==> flow/design.v <==
module signed_mult_1_17 (out, a, b);
	output 	signed  [17:0]	out;
	input 	signed	[17:0] 	a;
	input 	signed	[17:0] 	b;
	wire 	signed	[35:0]	mult_out;
	assign mult_out = a * b;
	assign out = {mult_out[35], mult_out[33:17]};
endmodule
module OneNode(output signed [17:0] u_2_mid,    
	       input clock,		        
	       input reset,		        
	       input signed [17:0] u_hit_mid,   
	       input signed [17:0] u_1_right,   
	       input signed [17:0] u_1_left,     
	       input signed [17:0] u_1_up,      
	       input signed [17:0] u_1_down    
);  
    reg signed [17:0] u_0_mid_temp;		 
    reg signed [17:0] u_1_mid_temp, u_1_right_temp, u_1_left_temp, u_1_up_temp, u_1_down_temp; 
    wire signed [17:0] temp1,temp2, temp3, temp4;
    parameter [17:0] rho = (1<<17)/20; 
    parameter [17:0] eta = (999<<17)/1000;
    always @ (posedge clock) 
    begin
	if (reset == 0)
	begin
	    u_1_mid_temp = u_hit_mid; 
	    u_0_mid_temp = u_1_mid_temp; 
	    u_1_right_temp = 0; 
	    u_1_left_temp = 0;
	    u_1_up_temp = 0;
	    u_1_down_temp = 0;
   	end
        else
	begin
	    u_0_mid_temp = u_1_mid_temp;  
            u_1_mid_temp = u_2_mid;	   
	    u_1_right_temp = u_1_right;   
	    u_1_left_temp = u_1_left;	   
	    u_1_up_temp = u_1_up;         
	    u_1_down_temp = u_1_down;     
	end
    end
    assign  temp1 = u_1_up_temp + u_1_down_temp + u_1_right_temp + u_1_left_temp - (u_1_mid_temp<<<2);
    signed_mult_1_17 mult_1(.out(temp2),
			    .a(temp1),
                            .b(rho)); 
    assign  temp4 = temp2 + (u_1_mid_temp<<<1) - temp3;
    signed_mult_1_17 mult_2(.out(temp3),
			    .a(u_0_mid_temp),
                            .b(eta)); 
    signed_mult_1_17 mult_3(.out(u_2_mid),
			    .a(temp4),
                            .b(eta)); 
endmodule
module multNodes
#(parameter SIZE = 10)
(output signed [SIZE*SIZE*18-1:0] u_2_mid,    
 input clock,
 input reset,		        
 input signed [SIZE*SIZE*18-1:0] u_hit_mid,   
 input signed [SIZE*SIZE*18-1:0] u_1_right,   
 input signed [SIZE*SIZE*18-1:0] u_1_left,     
 input signed [SIZE*SIZE*18-1:0] u_1_up,      
 input signed [SIZE*SIZE*18-1:0] u_1_down     
);
    genvar i,j,k;
    generate
	for (k = 1; k < SIZE-1; k = k + 1) begin: side
		OneNode nodeUp(.u_2_mid(u_2_mid[(((0)*SIZE+(k))*18) +: 18]),
			       .clock(clock),
		               .reset(reset),
	                       .u_hit_mid(u_hit_mid[(((0)*SIZE+(k))*18) +: 18]),
	                       .u_1_right(u_1_right[(((0)*SIZE+(k+1))*18) +: 18]),
	                       .u_1_left(u_1_left[(((0)*SIZE+(k-1))*18) +: 18]),
	                       .u_1_up(18'sd0),
	       	               .u_1_down(u_1_down[(((1)*SIZE+(k))*18) +: 18]));
		OneNode nodeDown(.u_2_mid(u_2_mid[(((SIZE-1)*SIZE+(k))*18) +: 18]),
			         .clock(clock),
		                 .reset(reset),
	                         .u_hit_mid(u_hit_mid[(((SIZE-1)*SIZE+(k))*18) +: 18]),
	                         .u_1_right(u_1_right[(((SIZE-1)*SIZE+(k+1))*18) +: 18]),
	                         .u_1_left(u_1_left[(((SIZE-1)*SIZE+(k-1))*18) +: 18]),
	                         .u_1_up(u_1_up[(((SIZE-2)*SIZE+(k))*18) +: 18]),
	       	                 .u_1_down(18'sd0));
		OneNode nodeLeft(.u_2_mid(u_2_mid[(((k)*SIZE+(0))*18) +: 18]),
			         .clock(clock),
		                 .reset(reset),
	                         .u_hit_mid(u_hit_mid[(((k)*SIZE+(0))*18) +: 18]),
	                         .u_1_right(u_1_right[(((k)*SIZE+(1))*18) +: 18]),
	                         .u_1_left(18'sd0),
	                         .u_1_up(u_1_up[(((k-1)*SIZE+(0))*18) +: 18]),
	       	                 .u_1_down(u_1_down[(((k+1)*SIZE+(0))*18) +: 18]));
		OneNode nodeRight(.u_2_mid(u_2_mid[(((k)*SIZE+(SIZE-1))*18) +: 18]),
			         .clock(clock),
		                 .reset(reset),
	                         .u_hit_mid(u_hit_mid[(((k)*SIZE+(SIZE-1))*18) +: 18]),
	                         .u_1_right(18'sd0),
	                         .u_1_left(u_1_left[(((k)*SIZE+(SIZE-2))*18) +: 18]),
	                         .u_1_up(u_1_up[(((k+1)*SIZE+(SIZE-1))*18) +: 18]),
	       	                 .u_1_down(u_1_down[(((k-1)*SIZE+(SIZE-1))*18) +: 18]));
	end
    endgenerate
    generate
	for (k = 0; k < SIZE; k = k + 10) begin: corner
		OneNode UpLeftCorner(.u_2_mid(u_2_mid[(((0)*SIZE+(k))*18) +: 18]),
			             .clock(clock),
		                     .reset(reset),
	                             .u_hit_mid(u_hit_mid[(((0)*SIZE+(k))*18) +: 18]),
	                             .u_1_right(u_1_right[(((0)*SIZE+(k+1))*18) +: 18]),
	                             .u_1_left(18'sd0),
	                             .u_1_up(18'sd0),
	       	                     .u_1_down(u_1_down[(((1)*SIZE+(k))*18) +: 18]));
		OneNode UpRightCorner(.u_2_mid(u_2_mid[(((k)*SIZE+(SIZE-1))*18) +: 18]),
			             .clock(clock),
		                     .reset(reset),
	                             .u_hit_mid(u_hit_mid[(((k)*SIZE+(SIZE-1))*18) +: 18]),
	                             .u_1_right(18'sd0),
	                             .u_1_left(u_1_left[(((k)*SIZE+(SIZE-2))*18) +: 18]),
	                             .u_1_up(18'sd0),
	       	                     .u_1_down(u_1_down[(((k+1)*SIZE+(SIZE-1))*18) +: 18]));
		OneNode DownLeftCorner(.u_2_mid(u_2_mid[(((SIZE-1)*SIZE+(k))*18) +: 18]),
			               .clock(clock),
		                       .reset(reset),
	                               .u_hit_mid(u_hit_mid[(((SIZE-1)*SIZE+(k))*18) +: 18]),
	                               .u_1_right(u_1_right[(((SIZE-1)*SIZE+(k+1))*18) +: 18]),
	                               .u_1_left(18'sd0),
	                               .u_1_up(u_1_up[(((SIZE-2)*SIZE+(k))*18) +: 18]),
	       	                      .u_1_down(18'sd0));
		OneNode DownRightCorner(.u_2_mid(u_2_mid[(((SIZE-1)*SIZE+(SIZE-1))*18) +: 18]),
			                .clock(clock),
		                        .reset(reset),
	                                .u_hit_mid(u_hit_mid[(((SIZE-1)*SIZE+(SIZE-1))*18) +: 18]),
	                                .u_1_right(18'sd0),
	                                .u_1_left(u_1_left[(((SIZE-1)*SIZE+(SIZE-2))*18) +: 18]),
	                                .u_1_up(u_1_up[(((SIZE-2)*SIZE+(SIZE-1))*18) +: 18]),
	       	                        .u_1_down(18'sd0));
	end
    endgenerate
    generate
	for (i = 1; i < SIZE-1; i = i + 1) begin: row
	    for (j = 1; j < SIZE-1; j = j + 1) begin: col
		OneNode node(.u_2_mid(u_2_mid[(((i)*SIZE+(j))*18) +: 18]),
			     .clock(clock),
		             .reset(reset),
	                     .u_hit_mid(u_hit_mid[(((i)*SIZE+(j))*18) +: 18]),
	                     .u_1_right(u_1_right[(((i)*SIZE+(j+1))*18) +: 18]),
	                     .u_1_left(u_1_left[(((i)*SIZE+(j-1))*18) +: 18]),
	                     .u_1_up(u_1_up[(((i-1)*SIZE+(j))*18) +: 18]),
	       	             .u_1_down(u_1_down[(((i+1)*SIZE+(j))*18) +: 18]));
	    end
	end
    endgenerate
endmodule
module drum_grid
(input clock,
 input reset,                      
 input  [3*3*18-1:0] u_hit,        
 output [3*3*18-1:0] u_out         
);
    localparam SIZE = 3;
    wire signed [SIZE*SIZE*18-1:0] u_2_mid;
    multNodes #(.SIZE(SIZE)) grid(.u_2_mid(u_2_mid),
		  .clock(clock),
 	          .reset(reset),
 	          .u_hit_mid(u_hit),
 	          .u_1_right(u_2_mid),
 	          .u_1_left(u_2_mid),
 	          .u_1_up(u_2_mid),
 	          .u_1_down(u_2_mid));
    assign u_out = u_2_mid;
endmodule
Reports on drum_grid --
Tool output for the design above, in the order of the flow. Lines are those of the file above, counted from 1. Operators: Yosys type, input widths -> output width; for muxes data width and select width s. Library cell names are shortened. Not given: --
Design: design top drum_grid, clock clock, standard-cell library sky130hd, corner tt_025C_1v80

Word-level counts --
Source: Yosys, flattened and elaborated, memories not mapped. Widths are those after wreduce; folded enables and synchronous resets count as part of the registers. Registers that Yosys merges into a memory's read port (data or address) are not register bits. Print and check cells do not count. Equal cells are merged and count once.
Storage and ports: input bits 164, memory cells 0, ROM bits 0, clocked read ports x word width 0, bits in writable memories 0, output and inout port bits 162, bits in registers 486, latch bits 0, elaborated cells 114
Operators by class: reduce/logical cells 0, multiply operators 27, bitwise gates (word level) 0, divide/modulo/power cells 0, muxes and demuxes 18, shift-type cells 0, add/subtract/negate cells 42, magnitude comparators 0, equal/unequal tests 0
Operators with widths (count):
- $mul 18x16->34 const B | 18
- $mul 18x14->32 const B | 9
- $sub 18x18->18 | 18
- $mux 18 | 18
- $add 18x18->18 | 15
- $add 15x18->18 | 9

Longest topological paths --
Longest topological path by Yosys (ltp), each cell counted once; first at word level (registers and memories cut), then after technology mapping (sequential cells cut; the memories' decode and read muxes count).
Logic depth: word-level depth 9, ABC_AREA 1, depth in mapped cells 80, gate-level depth less buffers 79

Mapped cells and area --
The flow's flattened synthesis, as Yosys stat reports it; memories are mapped. The netlist is that of the ABC_AREA named above (0 if unset); the other value can give another one.
Cells by type:
- fa_1 | count 4292, total area 8.59E+04 um2
- ha_1 | count 3215, total area 4.02E+04 um2
- inv_1 | count 7043, total area 2.64E+04 um2
- dfxtp_1 | count 486, total area 9.73E+03 um2
- nand2_1 | count 2381, total area 8.94E+03 um2
- a21oi_1 | count 1155, total area 5.78E+03 um2
- xor2_1 | count 572, total area 5.01E+03 um2
- xnor2_1 | count 461, total area 4.04E+03 um2
- o21ai_0 | count 759, total area 3.8E+03 um2
- nor2_1 | count 821, total area 3.08E+03 um2
- nand3_1 | count 499, total area 2.5E+03 um2
- a21o_1 | count 111, total area 833.299 um2
- or2_2 | count 123, total area 769.488 um2
- o21bai_1 | count 78, total area 585.562 um2
- nand4_1 | count 91, total area 569.296 um2
- nor3_1 | count 100, total area 500.48 um2
- a31oi_1 | count 72, total area 450.432 um2
- clkbuf_1 | count 117, total area 439.171 um2
Other cell types: 49; their cells: 473.
Mapped netlist: mapped area 203168.6 um2, flip-flop cells 486, buffer cells 138, standard cells after synthesis 22849, sequential area 9729.3 um2

Path before layout --
OpenSTA on the mapped netlist: ideal clock, no wires. The path of least setup slack (recovery checks aside). Input and output delay are each 20% of the period. Register names are those of the netlist, which keeps one name where synthesis merged equal registers.
Path post-synthesis: path type register to output, start register grid.row[1].col[1].node.u_1_mid_temp[0], end output u_out[86], stages 72, path buffers 1, arrival 15.114 ns, path slack 4.886 ns, path delay 15.114 ns, clock period 25.0 ns, output delay 5.000 ns, launch time at the first pin 0.000 ns, required time 20.000 ns, period reached after synthesis 20.114 ns
"path delay" = arrival - input delay + setup time. At an output port there is no setup time. "stages": output pins that drive a net of the path, with the launching flip-flop's if there is one; two outputs of one cell count as two. "period reached after synthesis" = period - worst setup slack (recovery checks aside). The figure is calculated, with input and output delays left at 20% of the set period. The rows between start and end are the longest chain of elaborated cells between them; the timing report does not say that the signal goes this way. Where chains are equally long, one stands for them. A line is the first line of the expression or statement that the cell stems from. Yosys adds cells for indexed reads and writes and turns some case tables into memories.
On the way, post-synthesis: cell sequence dfxtp_1 inv_1 fa_1 fa_1 inv_1 fa_1 fa_1 o21ai_2 nand2_1 nand2_2 inv_1 o21ai_2 inv_1 o21ai_0 xor2_1 ha_1 inv_1 fa_1 [36 not listed] fa_1 inv_1 fa_1 inv_1 ha_1 nand2_1 inv_1 nand2_1 nor3_1 nand4_1 nand3_1 a21o_1 a21boi_0 o21ai_0 nand2_1 nand3_1 nand2_1 inv_1, cells in the longest elaborated chain 5, elaborated cells on any way between the ends 5, source lines of those cells 3, those cells by class add/sub (3); mul (2)
Ends and longest elaborated chain, post-synthesis:
- start: declaration | line 19 | reg signed [17:0] u_1_mid_temp, u_1_right_temp, u_1_left_temp, u_1_up_temp, u_1_down_temp;
- start: assignment | line 27 | u_1_mid_temp = u_hit_mid;
- start: assignment | line 37 | u_1_mid_temp = u_2_mid;
- $sub 18x18->18 | line 44 | assign  temp1 = u_1_up_temp + u_1_down_temp + u_1_right_temp + u_1_left_temp - (u_1_mid_temp<<<2);
- $mul 18x14->32 | line 6 | assign mult_out = a * b;
- $add 15x18->18 | line 48 | assign  temp4 = temp2 + (u_1_mid_temp<<<1) - temp3;
- $sub 18x18->18 | line 48
- $mul 18x16->34 | line 6
- end: declaration | line 159 | output [3*3*18-1:0] u_out

Worst path after layout --
Path of least setup slack in the final report of entry A (OpenROAD, finished layout, wires in). Where an end is a register, its clock arrival counts in the times.
Path after layout: path type register to output, start register (name not given), end output u_out[137], clock period 18.2 ns, path buffers 8, required time 14.56 ns, arrival 15.42 ns, path slack -0.86 ns, launch time at the first pin 0.85 ns, stages 68, output delay 3.64 ns
The rows between start and end are the longest chain of elaborated cells between them; the timing report does not say that the signal goes this way. Where chains are equally long, one stands for them.
On the way, after layout: cell sequence dfxtp_2 buf_12 clkinvlp_4 fa_1 inv_1 fa_1 ha_4 a21o_1 a21oi_2 buf_4 xnor2_4 ha_4 inv_2 fa_1 inv_1 fa_1 inv_2 fa_1 [32 not listed] fa_1 inv_1 fa_1 inv_1 fa_1 ha_4 buf_4 a21o_1 o21bai_1 a21oi_1 nand2_1 a21boi_2 o21bai_2 a31oi_1 xor2_1 buf_6 inv_1 dlygate4sd2_1, cells in the longest elaborated chain 6, elaborated cells on any way between the ends 6, source lines of those cells 3, those cells by class add/sub (4); mul (2)
Ends and longest elaborated chain, after layout:
- $add 18x18->18 | line 44 | assign  temp1 = u_1_up_temp + u_1_down_temp + u_1_right_temp + u_1_left_temp - (u_1_mid_temp<<<2);
- $sub 18x18->18 | line 44
- $mul 18x14->32 | line 6 | assign mult_out = a * b;
- $add 15x18->18 | line 48 | assign  temp4 = temp2 + (u_1_mid_temp<<<1) - temp3;
- $sub 18x18->18 | line 48
- $mul 18x16->34 | line 6
- end: declaration | line 159 | output [3*3*18-1:0] u_out

Hand-over note for drum_grid

Measured results for drum_grid: 4 stored runs of the Yosys and OpenROAD flow on sky130hd. The settings differ; the order carries no meaning. The constraints put input and output delay at 20% of the set period each and load the outputs with 0.01 pF.
"clock period reached" means the clock period less the worst setup slack. The figure is calculated, with input and output delays left at 20% of the set period.
"critical path time" means the part of the period allowed to the worst setup path (the constraints hold back 20% at inputs and 20% at outputs) less its slack; where the path has registers, the arrival times of their clocks count too.

[entry A] flow files
==> flow/run.sh <==
#!/bin/bash
# the make line also repeats the synthesis and layout settings of config.mk as NAME=value (left out here)
make -C /OpenROAD-flow-scripts/flow DESIGN_CONFIG=/design/flow/config.mk WORK_HOME=/design/flow/orfs CLKGATE_MAP_FILE= finish
==> flow/config.mk <==
export PLATFORM = sky130hd
export DESIGN_NAME = drum_grid
export DESIGN_NICKNAME = drum_grid
export VERILOG_FILES = /design/flow/design.v
export SDC_FILE = /design/flow/constraint.sdc
export NUM_CORES = 4
export LEC_CHECK = 0
export ABC_AREA = 1
export CAP_MARGIN = 20
export CORE_ASPECT_RATIO = 0.8
export CORE_MARGIN = 7
export CORE_UTILIZATION = 22
export GPL_TIMING_DRIVEN = 1
export MAX_ROUTING_LAYER = met4
export MIN_ROUTING_LAYER = met1
export PLACE_DENSITY_LB_ADDON = 0.24
export SETUP_SLACK_MARGIN = 1.58
export SLEW_MARGIN = 30
==> flow/constraint.sdc <==
create_clock -name core_clock -period 18.2 [get_ports {clock}]
set_input_delay 3.6400 -clock core_clock [delete_from_list [all_inputs] [get_ports {clock}]]
set_output_delay 3.6400 -clock core_clock [all_outputs]
set_load 0.01 [all_outputs]

[entry A] result: smallest hold slack 0.427 ns; clock period reached 19.056 ns; post-route utilization 0.296; full die area 950,763.0 um2; smallest setup slack -0.856 ns; total negative setup slack -61.002 ns; standard-cell area after layout 271,852.0 um2; critical path time 15.42 ns; critical path kind register to output; area of the synthesized netlist 203,168.6 um2

[entry B] flow files
==> flow/run.sh <==
#!/bin/bash
# the make line also repeats the synthesis and layout settings of config.mk as NAME=value (left out here)
make -C /OpenROAD-flow-scripts/flow DESIGN_CONFIG=/design/flow/config.mk WORK_HOME=/design/flow/orfs CLKGATE_MAP_FILE= finish
==> flow/config.mk <==
export PLATFORM = sky130hd
export DESIGN_NAME = drum_grid
export DESIGN_NICKNAME = drum_grid
export VERILOG_FILES = /design/flow/design.v
export SDC_FILE = /design/flow/constraint.sdc
export NUM_CORES = 4
export LEC_CHECK = 0
export CAP_MARGIN = 20
export CORE_MARGIN = 2
export CORE_UTILIZATION = 40
export SLEW_MARGIN = 20
==> flow/constraint.sdc <==
create_clock -name core_clock -period 19.5 [get_ports {clock}]
set_input_delay 3.9000 -clock core_clock [delete_from_list [all_inputs] [get_ports {clock}]]
set_output_delay 3.9000 -clock core_clock [all_outputs]
set_load 0.01 [all_outputs]

[entry B] result: critical path time 16.63 ns; critical path kind register to output; post-route utilization 0.506; clock period reached 20.530 ns; full die area 492,025.0 um2; area of the synthesized netlist 194,572.9 um2; smallest setup slack -1.030 ns; smallest hold slack 0.418 ns; total negative setup slack -54.012 ns; standard-cell area after layout 245,497.0 um2

[entry C] flow files
==> flow/run.sh <==
#!/bin/bash
# the make line also repeats the synthesis and layout settings of config.mk as NAME=value (left out here)
make -C /OpenROAD-flow-scripts/flow DESIGN_CONFIG=/design/flow/config.mk WORK_HOME=/design/flow/orfs CLKGATE_MAP_FILE= finish
==> flow/config.mk <==
export PLATFORM = sky130hd
export DESIGN_NAME = drum_grid
export DESIGN_NICKNAME = drum_grid
export VERILOG_FILES = /design/flow/design.v
export SDC_FILE = /design/flow/constraint.sdc
export NUM_CORES = 4
export LEC_CHECK = 0
export CAP_MARGIN = 20
export CORE_MARGIN = 2
export CORE_UTILIZATION = 22
export CTS_CLUSTER_DIAMETER = 356
export MAX_ROUTING_LAYER = met5
export PLACE_DENSITY = 0.37
export SETUP_SLACK_MARGIN = 5.0
export SLEW_MARGIN = 0
==> flow/constraint.sdc <==
create_clock -name core_clock -period 38.6 [get_ports {clock}]
set_input_delay 7.7200 -clock core_clock [delete_from_list [all_inputs] [get_ports {clock}]]
set_output_delay 7.7200 -clock core_clock [all_outputs]
set_load 0.01 [all_outputs]

[entry C] result: smallest hold slack 0.431 ns; area of the synthesized netlist 194,572.9 um2; critical path time 21.18 ns; critical path kind register to output; total negative setup slack 0.000 ns; full die area 891,957.0 um2; clock period reached 28.902 ns; post-route utilization 0.246; standard-cell area after layout 216,926.0 um2; smallest setup slack 9.698 ns

[entry D] flow files
==> flow/run.sh <==
#!/bin/bash
# the make line also repeats the synthesis and layout settings of config.mk as NAME=value (left out here)
make -C /OpenROAD-flow-scripts/flow DESIGN_CONFIG=/design/flow/config.mk WORK_HOME=/design/flow/orfs CLKGATE_MAP_FILE= finish
==> flow/config.mk <==
export PLATFORM = sky130hd
export DESIGN_NAME = drum_grid
export DESIGN_NICKNAME = drum_grid
export VERILOG_FILES = /design/flow/design.v
export SDC_FILE = /design/flow/constraint.sdc
export NUM_CORES = 4
export LEC_CHECK = 0
export CAP_MARGIN = 20
export CELL_PAD_IN_SITES_GLOBAL_PLACEMENT = 2
export CORE_MARGIN = 2
export CORE_UTILIZATION = 25
export CTS_CLUSTER_DIAMETER = 311
export GPL_TIMING_DRIVEN = 0
export MAX_ROUTING_LAYER = met5
export PLACE_DENSITY_LB_ADDON = 0.01
export SLEW_MARGIN = 40
export TNS_END_PERCENT = 75
==> flow/constraint.sdc <==
create_clock -name core_clock -period 35.2 [get_ports {clock}]
set_input_delay 7.0400 -clock core_clock [delete_from_list [all_inputs] [get_ports {clock}]]
set_output_delay 7.0400 -clock core_clock [all_outputs]
set_load 0.01 [all_outputs]

[entry D] result: smallest setup slack 6.175 ns; critical path time 21.99 ns; critical path kind register to output; post-route utilization 0.28; area of the synthesized netlist 194,572.9 um2; total negative setup slack 0.000 ns; smallest hold slack 0.435 ns; clock period reached 29.025 ns; full die area 785,368.0 um2; standard-cell area after layout 217,622.0 um2

End of note.
